==> flow/design.v <==
module sdram_controller (
        input   clk,
        input   rst,
        output  sdram_cle,
        output  sdram_cs,
        output  sdram_cas,
        output  sdram_ras,
        output  sdram_we,
        output  sdram_dqm,
        output  [1:0]  sdram_ba,
        output  [12:0] sdram_a,
        input   [31:0] sdram_dqi,
        output  [31:0] sdram_dqo,
        input   [22:0] user_addr,    
        input   rw,                  
        input   [31:0] data_in,      
        output  [31:0] data_out,     
        output  busy,                
        input   in_valid,            
        output  out_valid            
    );
    localparam tCASL            = 13'd2;        
    localparam tPRE             = 13'd2;        
    localparam tACT             = 13'd2;        
    localparam tREF             = 13'd6;        
    localparam tRef_Counter     = 10'd750;     
    wire [22:0] addr;
    wire [12:0] Mapped_RA;
    wire [1:0]  Mapped_BA;
    wire [7:0]  Mapped_CA;
    reg        req_rw_q;
    reg [22:0] req_addr_q;
    reg [31:0] req_data_q;
    reg        start_q;
    wire        eff_rw   = start_q ? req_rw_q   : rw;
    wire [22:0] eff_addr = start_q ? req_addr_q : user_addr;
    wire [31:0] eff_data = start_q ? req_data_q : data_in;
    assign Mapped_RA = {eff_addr[22:10]};
    assign Mapped_BA = {eff_addr[9:8]};
    assign Mapped_CA = {eff_addr[7:0]};
    assign addr = {Mapped_RA, Mapped_BA, Mapped_CA};
    wire[22:0]next_input_addr;
    wire[22:0]next_addr;
    wire [12:0] next_Mapped_RA;
    wire [1:0]  next_Mapped_BA;
    wire [7:0]  next_Mapped_CA;
    assign next_input_addr = eff_addr + 8;  
    assign next_Mapped_RA = {next_input_addr[22:10]};
    assign next_Mapped_BA = {next_input_addr[9:8]};
    assign next_Mapped_CA = {next_input_addr[7:0]};
    assign next_addr = {next_Mapped_RA,next_Mapped_BA,next_Mapped_CA}; 
    reg [31:0] cache_d[0:1], cache_q[0:1];
    reg [22:0] cache_addr_d[0:1], cache_addr_q[0:1];
    reg [1:0]  cache_cnt_d[0:1], cache_cnt_q[0:1]; 
    reg [1:0]  cache_vld_d, cache_vld_q;
    localparam CMD_UNSELECTED    = 4'b1000;
    localparam CMD_NOP           = 4'b0111;
    localparam CMD_ACTIVE        = 4'b0011;
    localparam CMD_READ          = 4'b0101;
    localparam CMD_WRITE         = 4'b0100;
    localparam CMD_TERMINATE     = 4'b0110;
    localparam CMD_PRECHARGE     = 4'b0010;
    localparam CMD_REFRESH       = 4'b0001;
    localparam CMD_LOAD_MODE_REG = 4'b0000;
    localparam STATE_SIZE = 4;
    localparam INIT = 4'd0,
               WAIT = 4'd1,
               PRECHARGE_INIT = 4'd2,
               REFRESH_INIT_1 = 4'd3,
               REFRESH_INIT_2 = 4'd4,
               LOAD_MODE_REG = 4'd5,
               IDLE = 4'd6,
               REFRESH = 4'd7,
               ACTIVATE = 4'd8,
               READ = 4'd9,
               READ_RES = 4'd10,
               WRITE = 4'd11,
               PRECHARGE = 4'd12;
    reg cle_d, cle_q;
    reg dqm_q, dqm_d;
    reg [3:0] cmd_d, cmd_q;
    reg [1:0] ba_d, ba_q;
    reg [12:0] a_d, a_q;
    reg [31:0] dq_d, dq_q;
    reg [31:0] dqi_d, dqi_q;
    reg dq_en_d, dq_en_q;
    assign sdram_cle = cle_q;
    assign sdram_cs = cmd_q[3];
    assign sdram_ras = cmd_q[2];
    assign sdram_cas = cmd_q[1];
    assign sdram_we = cmd_q[0];
    assign sdram_dqm = dqm_q;
    assign sdram_ba = ba_q;
    assign sdram_a = a_q;
    assign sdram_dqo = dq_en_q ? dq_q : 32'h00000000;
    reg [STATE_SIZE-1:0] state_d, state_q;
    reg [STATE_SIZE-1:0] next_state_d, next_state_q;
    reg [22:0] addr_d, addr_q;
    reg [31:0] data_d, data_q;
    reg out_valid_d, out_valid_q;
    reg [15:0] delay_ctr_d, delay_ctr_q;
    reg [9:0] refresh_ctr_d, refresh_ctr_q;
    reg refresh_flag_d, refresh_flag_q;
    reg ready_d, ready_q;
    reg start_d;
    reg rw_op_d, rw_op_q;
    reg [3:0] row_open_d, row_open_q;
    reg [12:0] row_addr_d[3:0], row_addr_q[3:0];
    reg [2:0] precharge_bank_d, precharge_bank_q;
    integer i;
    assign data_out = data_q;
    assign busy = !ready_q;
    assign out_valid = out_valid_q;
    always @* begin
        dq_d = dq_q;
        dqi_d = sdram_dqi;
        dq_en_d = 1'b0;  
        cle_d = cle_q;
        cmd_d = CMD_NOP;  
        dqm_d = 1'b0;
        ba_d = 2'd0;
        a_d = 13'd0;
        state_d = state_q;
        next_state_d = next_state_q;
        delay_ctr_d = delay_ctr_q;
        addr_d = addr_q;
        data_d = data_q;
        out_valid_d = 1'b0;
        precharge_bank_d = precharge_bank_q;
        rw_op_d = rw_op_q;
        ready_d = ready_q;
        start_d = start_q;
        row_open_d = row_open_q;
        for (i = 0; i < 4; i = i + 1)
            row_addr_d[i] = row_addr_q[i];
        refresh_flag_d = refresh_flag_q;
        refresh_ctr_d = refresh_ctr_q + 1'b1;
        if (refresh_ctr_q > tRef_Counter) begin
            refresh_ctr_d = 10'd0;
            refresh_flag_d = 1'b1;
        end
        cache_d[0] = cache_q[0];
        cache_d[1] = cache_q[1];
        cache_addr_d[0] = cache_addr_q[0];
        cache_addr_d[1] = cache_addr_q[1];
        cache_cnt_d[0] = cache_cnt_q[0];
        cache_cnt_d[1] = cache_cnt_q[1];
        cache_vld_d = cache_vld_q;
        case(cache_cnt_q[0])
            0:begin
                cache_d[0] = sdram_dqi;
                cache_cnt_d[0] = 2'b11;
            end
            1:cache_cnt_d[0] = 2'b00;
            2:cache_cnt_d[0] = 2'b01;
        endcase
        case(cache_cnt_q[1])
            0:begin
                cache_d[1] = sdram_dqi;
                cache_cnt_d[1] = 2'b11;
            end
            1:cache_cnt_d[1] = 2'b00;
            2:cache_cnt_d[1] = 2'b01;
        endcase
        case (state_q)
            INIT: begin
                row_open_d = 4'b0;
                out_valid_d = 1'b0;
                a_d = {3'b000, 1'b0, 2'b00, 3'b010, 1'b0, 3'b010};  
                ba_d = 2'b0;
                cle_d = 1'b1;
                state_d = WAIT;
                delay_ctr_d = 16'd0;
                next_state_d = IDLE;
                refresh_flag_d = 1'b0;
                refresh_ctr_d = 10'b1;
                ready_d = 1'b0;
                dq_en_d = 1'b0;
            end
            WAIT: begin
                delay_ctr_d = delay_ctr_q - 1'b1;
                if (delay_ctr_q == 13'd0) begin
                    state_d = next_state_q;
                end
            end
            IDLE: begin
            	start_d = start_q;
                if (ready_q && in_valid) begin
                        start_d = 1'd1;
                end
                if (refresh_flag_q) begin  
                    ready_d = 1'b0;
                    state_d = PRECHARGE;
                    next_state_d = REFRESH;
                    precharge_bank_d = 3'b100;  
                    refresh_flag_d = 1'b0;  
                end 
                else if ((ready_q && in_valid) || start_q) begin  
                    start_d = 1'd0;
                    ready_d = 1'b0;  
                    rw_op_d = eff_rw;  
                    addr_d = addr;
                    if (eff_rw)  
                        data_d = eff_data;
                    if (row_open_q[addr[9:8]]) begin
                        if (row_addr_q[addr[9:8]] == addr[22:10]) begin  
                            if (eff_rw)
                                state_d = WRITE;
                            else begin
                                if (cache_vld_q[addr[2]] && cache_cnt_q[addr[2]] == 2'b11 && cache_addr_q[addr[2]] == addr[22:0]) begin  
                                    out_valid_d = 1'b1;
                                    data_d = cache_q[addr[2]];
                                    if(row_open_q[next_addr[9:8]] && row_addr_q[next_addr[9:8]] == next_addr[22:10]) begin
                                        cmd_d = CMD_READ;
                                        a_d = {2'b0, 1'b0, next_addr[7:0], 2'b0};
                                        ba_d = next_addr[9:8];
                                        cache_addr_d[next_addr[2]] = next_addr;
                                        cache_cnt_d[next_addr[2]] = 2;
                    cache_vld_d[next_addr[2]] = 1'b1;
                                    end
                                end
                                else begin                  
                                    state_d = READ;
                                end
                            end
                        end 
                        else begin  
                            state_d = PRECHARGE;  
                            precharge_bank_d = {1'b0, addr[9:8]};
                            next_state_d = ACTIVATE;  
                        end
                    end 
                    else begin  
                        state_d = ACTIVATE;  
                    end
                end
                else if (!ready_q) begin
                    ready_d = 1;
                end
            end
            REFRESH: begin
                cmd_d = CMD_REFRESH;
                state_d = WAIT;
                delay_ctr_d = tREF;
                next_state_d = IDLE;
            end
            ACTIVATE: begin
                cmd_d = CMD_ACTIVE;
                a_d = addr_q[22:10];
                ba_d = addr_q[9:8];
                delay_ctr_d = tACT;
                state_d = WAIT;
                if (rw_op_q)
                    next_state_d = WRITE;
                else
                    next_state_d = READ;
                row_open_d[addr_q[9:8]] = 1'b1;  
                row_addr_d[addr_q[9:8]] = addr_q[22:10];
            end
            READ: begin
                cmd_d = CMD_READ;
                a_d = {2'b0, 1'b0, addr_q[7:0], 2'b0};
                ba_d = addr_q[9:8];
                state_d = WAIT;
                delay_ctr_d = tCASL; 
                next_state_d = READ_RES;
            end
            READ_RES: begin
                data_d = dqi_q;  
                out_valid_d = 1'b1;
                state_d = IDLE;
                if (row_open_q[next_addr[9:8]] && row_addr_q[next_addr[9:8]] == next_addr[22:10]) begin
                    cmd_d = CMD_READ;
                    a_d = {2'b0, 1'b0, next_addr[7:0], 2'b0};  
                    ba_d = next_addr[9:8];
                    cache_addr_d[next_addr[2]] = next_addr;
                    cache_cnt_d[next_addr[2]] = 2;
                    cache_vld_d[next_addr[2]] = 1'b1;
            	end
            end
            WRITE: begin
                cmd_d = CMD_WRITE;
                dq_d = data_q;
                dq_en_d = 1'b1;  
                a_d = {2'b0, 1'b0, addr_q[7:0], 2'b00};
                ba_d = addr_q[9:8];
                for (i = 0; i < 2; i = i + 1) begin
                    if (cache_addr_q[i] == addr_q) begin
                        cache_d[i] = data_q;
                        cache_cnt_d[i] = 2'b11;
                    end
                end
                state_d = IDLE;
            end
            PRECHARGE: begin
                cmd_d = CMD_PRECHARGE;
                a_d[10] = precharge_bank_q[2];  
                ba_d = precharge_bank_q[1:0];
                state_d = WAIT;
                delay_ctr_d = tPRE;
                if (precharge_bank_q[2]) begin
                    row_open_d = 4'b0000;  
                end else begin
                    row_open_d[precharge_bank_q[1:0]] = 1'b0;  
                end
            end
            default: state_d = INIT;
        endcase
    end
    always @(posedge clk) begin
        if(rst) begin
            cle_q <= 1'b0;
            dq_en_q <= 1'b0;
            state_q <= INIT;
            ready_q <= 1'b0;
            start_q <= 1'b0;
            cache_q[0] <= 0;
            cache_addr_q[0] <= 0;
            cache_cnt_q[0] <= 2'b11;
            cache_q[1] <= 0;
            cache_addr_q[1] <= 0;
            cache_cnt_q[1] <= 2'b11;
            cache_vld_q <= 2'b00;
        end else begin
            cle_q <= cle_d;
            dq_en_q <= dq_en_d;
            state_q <= state_d;
            ready_q <= ready_d;
            start_q <= start_d;
            cache_q[0] <= cache_d[0];
            cache_addr_q[0] <= cache_addr_d[0];
            cache_cnt_q[0] <= cache_cnt_d[0];
            cache_q[1] <= cache_d[1];
            cache_addr_q[1] <= cache_addr_d[1];
            cache_cnt_q[1] <= cache_cnt_d[1];
            cache_vld_q <= cache_vld_d;
        end
        cmd_q <= cmd_d;
        dqm_q <= dqm_d;
        ba_q <= ba_d;
        a_q <= a_d;
        dq_q <= dq_d;
        dqi_q <= dqi_d;
        next_state_q <= next_state_d;
        refresh_flag_q <= refresh_flag_d;
        refresh_ctr_q <= refresh_ctr_d;
        data_q <= data_d;
        addr_q <= addr_d;
        out_valid_q <= out_valid_d;
        row_open_q <= row_open_d;
        for (i = 0; i < 4; i = i + 1)
            row_addr_q[i] <= row_addr_d[i];
        precharge_bank_q <= precharge_bank_d;
        rw_op_q <= rw_op_d;
        if (state_q == IDLE && ready_q && in_valid) begin
            req_rw_q <= rw;
            req_addr_q <= user_addr;
            req_data_q <= data_in;
        end
        delay_ctr_q <= delay_ctr_d;
    end
endmodule
Hand-over note for sdram_controller

### From RTL to reports: sdram_controller

Each step is given for the RTL above and for the edited RTL.
"before" refers to lines of the RTL above, "after" to lines of the edited file.
"difference": "after" minus "before" as printed here. "rel. change": 100 x difference / "before".
Library cell names are shortened.
A cell with -- has no value.

* design top: sdram_controller
* clock input: clk
* library: sky130hd
* corner: tt_025C_1v80

### Diff

The edit as a unified diff against the file above.
A script made this edit. It changes what the design does and was not meant as an optimisation.

```diff
@@ -11,5 +11,5 @@
         output  [12:0] sdram_a,
         input   [31:0] sdram_dqi,
-        output  [31:0] sdram_dqo,
+        output  [31:0] sdram_dqo_pin,
         input   [22:0] user_addr,    
         input   rw,                  
@@ -20,4 +20,8 @@
         output  out_valid            
     );
+    wire [31:0] sdram_dqo;
+    reg [31:0] sdram_dqo_s1;
+    always @(posedge clk) sdram_dqo_s1 <= sdram_dqo;
+    assign sdram_dqo_pin = sdram_dqo_s1;
     localparam tCASL            = 13'd2;        
     localparam tPRE             = 13'd2;        
```

### Elaborated design

Counts by Yosys on the flattened word-level netlist (proc, flatten, opt, wreduce). Print and check cells are left out. Cells with the same type and inputs are merged into one.

Bit counts
* bits in registers: before 409, after 441, difference +32, rel. change +7.82%
* bits in latches: before 0, after 0, difference 0
* bits in writable memories: before 0, after 0, difference 0
* ROM bits: before 0, after 0, difference 0
* word width x clocked read ports: before 0, after 0, difference 0
* memories kept: before 0, after 0, difference 0
* input bits: before 91, after 91, difference 0, rel. change 0.00%
* output and inout port bits: before 87, after 87, difference 0, rel. change 0.00%
* word-level cells: before 318, after 318, difference 0, rel. change 0.00%

Cells by class
* add/sub/neg operators: before 6, after 6, difference 0, rel. change 0.00%
* multiply operators: before 0, after 0, difference 0
* divide/modulo/power cells: before 0, after 0, difference 0
* $lt $le $gt $ge: before 1, after 1, difference 0, rel. change 0.00%
* eq/ne operators: before 41, after 41, difference 0, rel. change 0.00%
* shift-type cells: before 7, after 7, difference 0, rel. change 0.00%
* multiplexer cells: before 171, after 170, difference -1, rel. change -0.58%
* bitwise gates (word level): before 16, after 16, difference 0, rel. change 0.00%
* reduce/logical cells: before 41, after 41, difference 0, rel. change 0.00%

Operators by type and width
* 32-bit two-way mux: before 15, after 14, difference -1, rel. change -6.67%
* 2-bit two-way mux: before 49, after 49, difference 0, rel. change 0.00%
* 23-bit two-way mux: before 23, after 23, difference 0, rel. change 0.00%
* 1-bit two-way mux: before 16, after 16, difference 0, rel. change 0.00%
* 13-bit two-way mux: before 16, after 16, difference 0, rel. change 0.00%
* 4-bit two-way mux: before 12, after 12, difference 0, rel. change 0.00%
* 2-bit == test with constant B: before 9, after 9, difference 0, rel. change 0.00%
* 10-bit two-way mux: before 8, after 8, difference 0, rel. change 0.00%
* 2-bit inequality test with constant B: before 8, after 8, difference 0, rel. change 0.00%
* 1-bit logical AND: before 7, after 7, difference 0, rel. change 0.00%
* 1-bit NOT: before 7, after 7, difference 0, rel. change 0.00%
* 3-bit OR reduction: before 6, after 6, difference 0, rel. change 0.00%
* 2-bit by 1-bit == test with 1-bit output with constant B: before 5, after 5, difference 0, rel. change 0.00%
* 4-bit == test with constant B: before 5, after 5, difference 0, rel. change 0.00%
* 2-bit zero test: before 5, after 5, difference 0, rel. change 0.00%
* 2-bit parallel mux with 3-bit select: before 5, after 5, difference 0, rel. change 0.00%
* 23-bit parallel mux with 2-bit select: before 5, after 5, difference 0, rel. change 0.00%
* 2-bit parallel mux with 2-bit select: before 4, after 4, difference 0, rel. change 0.00%
* 2-bit AND reduction: before 4, after 4, difference 0, rel. change 0.00%
* 2-bit OR reduction: before 4, after 4, difference 0, rel. change 0.00%
* 13-bit == test: before 3, after 3, difference 0, rel. change 0.00%
* 23-bit == test: before 3, after 3, difference 0, rel. change 0.00%
* 3-bit two-way mux: before 3, after 3, difference 0, rel. change 0.00%
* 3-bit inequality test with constant B: before 3, after 3, difference 0, rel. change 0.00%
* 1-bit parallel mux with 2-bit select: before 3, after 3, difference 0, rel. change 0.00%
* 3-bit AND reduction: before 3, after 3, difference 0, rel. change 0.00%
* 1-bit by 3-bit variable shift with 4-bit output with constant A: before 3, after 3, difference 0, rel. change 0.00%
* 4-bit bitwise AND: before 2, after 2, difference 0, rel. change 0.00%

Not every row of either side is listed.

### Depth

Depth = most cells in a row (Yosys ltp): at word level without a register or memory, in the mapped netlist without a sequential cell, where the memories' decode and read muxes count.

Logic depth
* depth after elaboration: before 33, after 33, difference 0, rel. change 0.00%
* ABC_AREA: before 0, after 0
* gate-level depth with buffers: before 20, after 18, difference -2, rel. change -10.00%
* depth with buffers taken out: before 12, after 12, difference 0, rel. change 0.00%

### Synthesis result

Yosys stat after the flow's synthesis: flattened, memories mapped to cells. It holds for the ABC_AREA given above (unset counts as 0); a run with the other value may have another netlist.

Mapped netlist
* cells in the netlist: before 1778, after 1855, difference +77, rel. change +4.33%
* cell area after synthesis (um^2): before 19473.7, after 20500.9, difference +1027.2, rel. change +5.27%
* sequential part of the area (um^2): before 10400.0, after 11040.6, difference +640.6, rel. change +6.16%
* mapped flip-flops: before 408, after 440, difference +32, rel. change +7.84%
* buffer cells: before 97, after 112, difference +15, rel. change +15.46%

Cell types
* a21oi_1: before 148, after 81, difference -67, rel. change -45.27%
* nand2_1: before 131, after 69, difference -62, rel. change -47.33%
* nand2b_1: before 12, after 73, difference +61, rel. change +508.33%
* dfxtp_1: before 185, after 217, difference +32, rel. change +17.30%
* nor3_1: before 15, after 41, difference +26, rel. change +173.33%
* o21ai_0: before 60, after 83, difference +23, rel. change +38.33%
* a31oi_1: before 5, after 24, difference +19, rel. change +380.00%
* a21boi_0: before 1, after 20, difference +19, rel. change +1900.00%
* mux2i_1: before 208, after 193, difference -15, rel. change -7.21%
* o22ai_1: before 0, after 15, difference +15
* clkbuf_1: before 70, after 84, difference +14, rel. change +20.00%
* mux2_2: before 68, after 54, difference -14, rel. change -20.59%
* a221oi_1: before 1, after 14, difference +13, rel. change +1300.00%
* o31ai_1: before 3, after 12, difference +9, rel. change +300.00%
* nor4_1: before 25, after 17, difference -8, rel. change -32.00%
* inv_1: before 44, after 51, difference +7, rel. change +15.91%
* xor2_1: before 30, after 36, difference +6, rel. change +20.00%
* nand4_1: before 18, after 24, difference +6, rel. change +33.33%

Not every row of either side is listed.

### Path before layout

Source: OpenSTA report_checks on the synthesized netlist (no wires, ideal clock, input and output delay 20% of the period each), path of least setup slack; recovery checks are left aside. Register names are those of the netlist, which keeps one name where synthesis merged equal registers.

Timing path after synthesis
* path kind: before reg-to-reg, after reg-to-reg
* start: before reg start_q, after reg start_q
* end: before reg cache_addr_q[1][21], after reg cache_addr_q[1][3]
* clock period (ns): before 4.2, after 4.2, difference 0.0, rel. change 0.00%
* library setup time (ns): before 0.072, after 0.072, difference 0.000
* launch time at the first pin (ns): before 0.000, after 0.000, difference 0.000
* data arrival time (ns): before 4.628, after 4.112, difference -0.516, rel. change -11.15%
* required time (ns): before 4.128, after 4.128, difference 0.000, rel. change 0.00%
* slack (ns): before -0.500, after 0.016, difference +0.516
* path delay (ns): before 4.700, after 4.184, difference -0.516, rel. change -10.98%
* driving pins on the path: before 20, after 19, difference -1, rel. change -5.00%
* buffers on the path: before 7, after 6, difference -1, rel. change -14.29%
* synthesis period reached (ns): before 4.7, after 4.184, difference -0.516, rel. change -10.98%

"path delay" is the arrival time less input delay plus setup time.
"driving pins on the path": output pins that drive a net of the path, with the launching flip-flop's if there is one; two outputs of one cell count as two.
"synthesis period reached" is the clock period less the worst setup slack; recovery checks do not enter. This is arithmetic on one report: input and output delays are still those of the set period (20% each).

On the way, after synthesis, before:
* cell sequence: dfxtp_1 > buf_6 > buf_6 > buf_2 > buf_2 > buf_2 > mux2i_1 > inv_1 > ha_1 > nand4_1 > a211oi_2 > xnor2_2 > mux4_2 > xor2_1 > or4b_4 > nor3_4 > and4_1 > buf_6 > buf_12 > mux2i_1
* elaborated cells on any way between the ends: 72
* classes of those cells: add/sub: 1; eq/ne: 18; shift: 3; mux: 40; logic: 2; reduce/logical: 8

Ends and longest elaborated chain, after synthesis, before
* from (decl): line 34 `reg        start_q;`
* from (assign): line 316 `start_q <= 1'b0;`
* from (assign): line 329 `start_q <= start_d;`
* to (assign): line 321 `cache_addr_q[1] <= 0;`
* to (assign): line 334 `cache_addr_q[1] <= cache_addr_d[1];`
* to (decl): line 53 `reg [22:0] cache_addr_d[0:1], cache_addr_q[0:1];`

before: No chain of elaborated cells between the ends is given.
Some nets on the timed path still bear RTL names; the line given drives or declares the net.

Nets with RTL names, path after synthesis, before
* Mapped_CA[4]: line 36 `wire [22:0] eff_addr = start_q ? req_addr_q : user_addr;`

On the way, after synthesis, after:
* cell sequence: dfxtp_1 > buf_6 > buf_6 > buf_2 > buf_4 > mux2i_1 > inv_1 > ha_1 > inv_1 > a2111oi_4 > xnor2_2 > buf_6 > mux4_2 > xnor2_1 > nand3_1 > nor3_4 > o2111a_1 > buf_6 > mux2i_1
* elaborated cells on any way between the ends: 72
* classes of those cells: add/sub: 1; eq/ne: 18; shift: 3; mux: 40; logic: 2; reduce/logical: 8

Ends and longest elaborated chain, after synthesis, after
* from (decl): line 38 `reg        start_q;`
* from (assign): line 320 `start_q <= 1'b0;`
* from (assign): line 333 `start_q <= start_d;`
* to (assign): line 325 `cache_addr_q[1] <= 0;`
* to (assign): line 338 `cache_addr_q[1] <= cache_addr_d[1];`
* to (decl): line 57 `reg [22:0] cache_addr_d[0:1], cache_addr_q[0:1];`

after: No chain of elaborated cells between the ends is given.

Nets with RTL names, path after synthesis, after
* Mapped_CA[3]: line 40 `wire [22:0] eff_addr = start_q ? req_addr_q : user_addr;`

### Worst path after layout

Path of least setup slack in the final report of the runs of set A (OpenROAD, finished layout, wires in). Where an end is a register, its clock arrival counts in the times.

Timing path after layout
* path kind: before reg-to-reg, after input-to-reg
* start: before reg start_q, after in user_addr[4]
* end: before reg cache_addr_q[1][3], after reg cache_addr_q[1][16]
* clock period (ns): before 4.17, after 4.17, difference 0.00, rel. change 0.00%
* input delay (ns): after 0.83
* library setup time (ns): before 0.07, after 0.07, difference 0.00
* launch time at the first pin (ns): before 0.60, after 0.83, difference +0.23, rel. change +38.33%
* data arrival time (ns): before 4.46, after 4.64, difference +0.18, rel. change +4.04%
* required time (ns): before 4.68, after 4.69, difference +0.01, rel. change +0.21%
* slack (ns): before 0.22, after 0.05, difference -0.17
* driving pins on the path: before 15, after 16, difference +1, rel. change +6.67%
* buffers on the path: before 2, after 5, difference +3, rel. change +150.00%

Between the ends stands the longest chain of elaborated cells between them, by number of cells; it is not shown to be the way that was timed. Of several equally long chains one is given.
A line is the first line of the expression or statement that the cell stems from. Yosys adds cells for indexed reads and writes and turns some case tables into memories.

On the way, after layout, before:
* cell sequence: dfxtp_4 > mux2i_1 > inv_1 > ha_4 > nand4_1 > a211oi_4 > xnor2_4 > buf_12 > mux4_2 > xnor2_2 > o211ai_1 > nor4bb_4 > and4_4 > clkbuf_16 > mux2i_1
* elaborated cells on any way between the ends: 72
* classes of those cells: add/sub: 1; eq/ne: 18; shift: 3; mux: 40; logic: 2; reduce/logical: 8

Ends and longest elaborated chain, after layout, before
* from (decl): line 34 `reg        start_q;`
* from (assign): line 316 `start_q <= 1'b0;`
* from (assign): line 329 `start_q <= start_d;`
* to (assign): line 321 `cache_addr_q[1] <= 0;`
* to (assign): line 334 `cache_addr_q[1] <= cache_addr_d[1];`
* to (decl): line 53 `reg [22:0] cache_addr_d[0:1], cache_addr_q[0:1];`

before: No chain of elaborated cells between the ends is given.
Some nets on the timed path still bear RTL names; the line given drives or declares the net.

Nets with RTL names, path after layout, before
* Mapped_CA[3]: line 36 `wire [22:0] eff_addr = start_q ? req_addr_q : user_addr;`

On the way, after layout, after:
* cell sequence: clkdlybuf4s50_1 > mux2_2 > ha_2 > inv_2 > a2111oi_4 > buf_4 > xnor2_4 > buf_12 > buf_8 > mux4_2 > a21oi_2 > o2111ai_2 > nor3_4 > o2111a_2 > clkbuf_16 > mux2i_1
* length of the longest elaborated chain: 21
* elaborated cells on any way between the ends: 36
* classes of those cells: add/sub: 1; eq/ne: 9; shift: 1; mux: 20; reduce/logical: 5

Ends and longest elaborated chain, after layout, after
* from (decl): line 14 `input   [22:0] user_addr,`
* 23-bit two-way mux: line 40 `wire [22:0] eff_addr = start_q ? req_addr_q : user_addr;`
* 23-bit by 4-bit adder with 23-bit output: line 51 `assign next_input_addr = eff_addr + 8;`
* 2-bit == test: line 217 `if(row_open_q[next_addr[9:8]] && row_addr_q[next_addr[9:8]] == next_addr[22:10]) begin`
* 13-bit parallel mux with 4-bit select: line 217
* 13-bit two-way mux: line 214 `if (cache_vld_q[addr[2]] && cache_cnt_q[addr[2]] == 2'b11 && cache_addr_q[addr[2]] == addr[22:0]) begin`
* 13-bit two-way mux: line 211 `if (eff_rw)`
* 13-bit two-way mux: line 210 `if (row_addr_q[addr[9:8]] == addr[22:10]) begin`
* [... 7 more ...]
* 23-bit two-way mux: line 214
* 23-bit two-way mux: line 211
* 23-bit two-way mux: line 210
* 23-bit two-way mux: line 209 `if (row_open_q[addr[9:8]]) begin`
* 23-bit two-way mux: line 202 `else if ((ready_q && in_valid) || start_q) begin`
* 23-bit two-way mux: line 195 `if (refresh_flag_q) begin`
* 23-bit parallel mux with 2-bit select: line 169 `case (state_q)`
* to (assign): line 325 `cache_addr_q[1] <= 0;`
* to (assign): line 338 `cache_addr_q[1] <= cache_addr_d[1];`
* to (decl): line 57 `reg [22:0] cache_addr_d[0:1], cache_addr_q[0:1];`

Nets with RTL names, path after layout, after (line)
* Mapped_CA[4]: 40

### Layout results

Both versions went through the flow (Yosys, OpenROAD) with the same settings in each pair. Constraints: input delay and output delay 20% of the set period each, output load 0.01 pF.

Flow settings, set A:
* period_ns: 4.17
* CAP_MARGIN: 20
* CORE_MARGIN: 2
* CORE_UTILIZATION: 40
* SLEW_MARGIN: 20

Results, set A
* synthesis area (um^2): before 19473.7, after 20500.9, difference +1027.2, rel. change +5.27%
* total die area (um^2): before 50465.4, after 53079.6, difference +2614.2, rel. change +5.18%
* standard-cell area after layout (um^2): before 24423.4, after 25623.3, difference +1199.9, rel. change +4.91%
* utilization in the final report (%): before 50.9, after 50.9, difference 0.0
* worst setup slack after layout (ns): before 0.220, after 0.051, difference -0.169
* setup TNS (ns): before 0.000, after 0.000, difference 0.000
* worst hold slack after layout (ns): before 0.463, after 0.441, difference -0.022
* power (uW): before 9961, after 10631, difference +670, rel. change +6.73%
* achieved period (ns): before 3.950, after 4.119, difference +0.169, rel. change +4.28%

Flow settings, set B:
* ABC_AREA: 1
* CORE_UTILIZATION: 18
* CTS_CLUSTER_SIZE: 14
* GPL_TIMING_DRIVEN: 1
* MAX_ROUTING_LAYER: met5
* PLACE_DENSITY_LB_ADDON: 0.27
* SLEW_MARGIN: 25
* period_ns: 2.99
* CAP_MARGIN: 20
* CORE_MARGIN: 2

Results, set B
* synthesis area (um^2): before 20279.4, after 21209.1, difference +929.7, rel. change +4.58%
* total die area (um^2): before 115366.0, after 120590.0, difference +5224.0, rel. change +4.53%
* standard-cell area after layout (um^2): before 28147.0, after 30247.8, difference +2100.8, rel. change +7.46%
* utilization in the final report (%): before 25.1, after 26.0, difference +0.9
* worst setup slack after layout (ns): before -0.349, after -0.211, difference +0.138
* setup TNS (ns): before -21.096, after -12.646, difference +8.450
* worst hold slack after layout (ns): before 0.468, after 0.345, difference -0.123
* power (uW): before 14589, after 15590, difference +1001, rel. change +6.86%
* achieved period (ns): before 3.339, after 3.201, difference -0.138, rel. change -4.13%

By "achieved period" is meant the clock period of the run minus its worst setup slack. This is arithmetic on one report: input and output delays are still those of the set period (20% each).
"power" is the tool's figure for a default switching activity; nothing was simulated.

End of note.
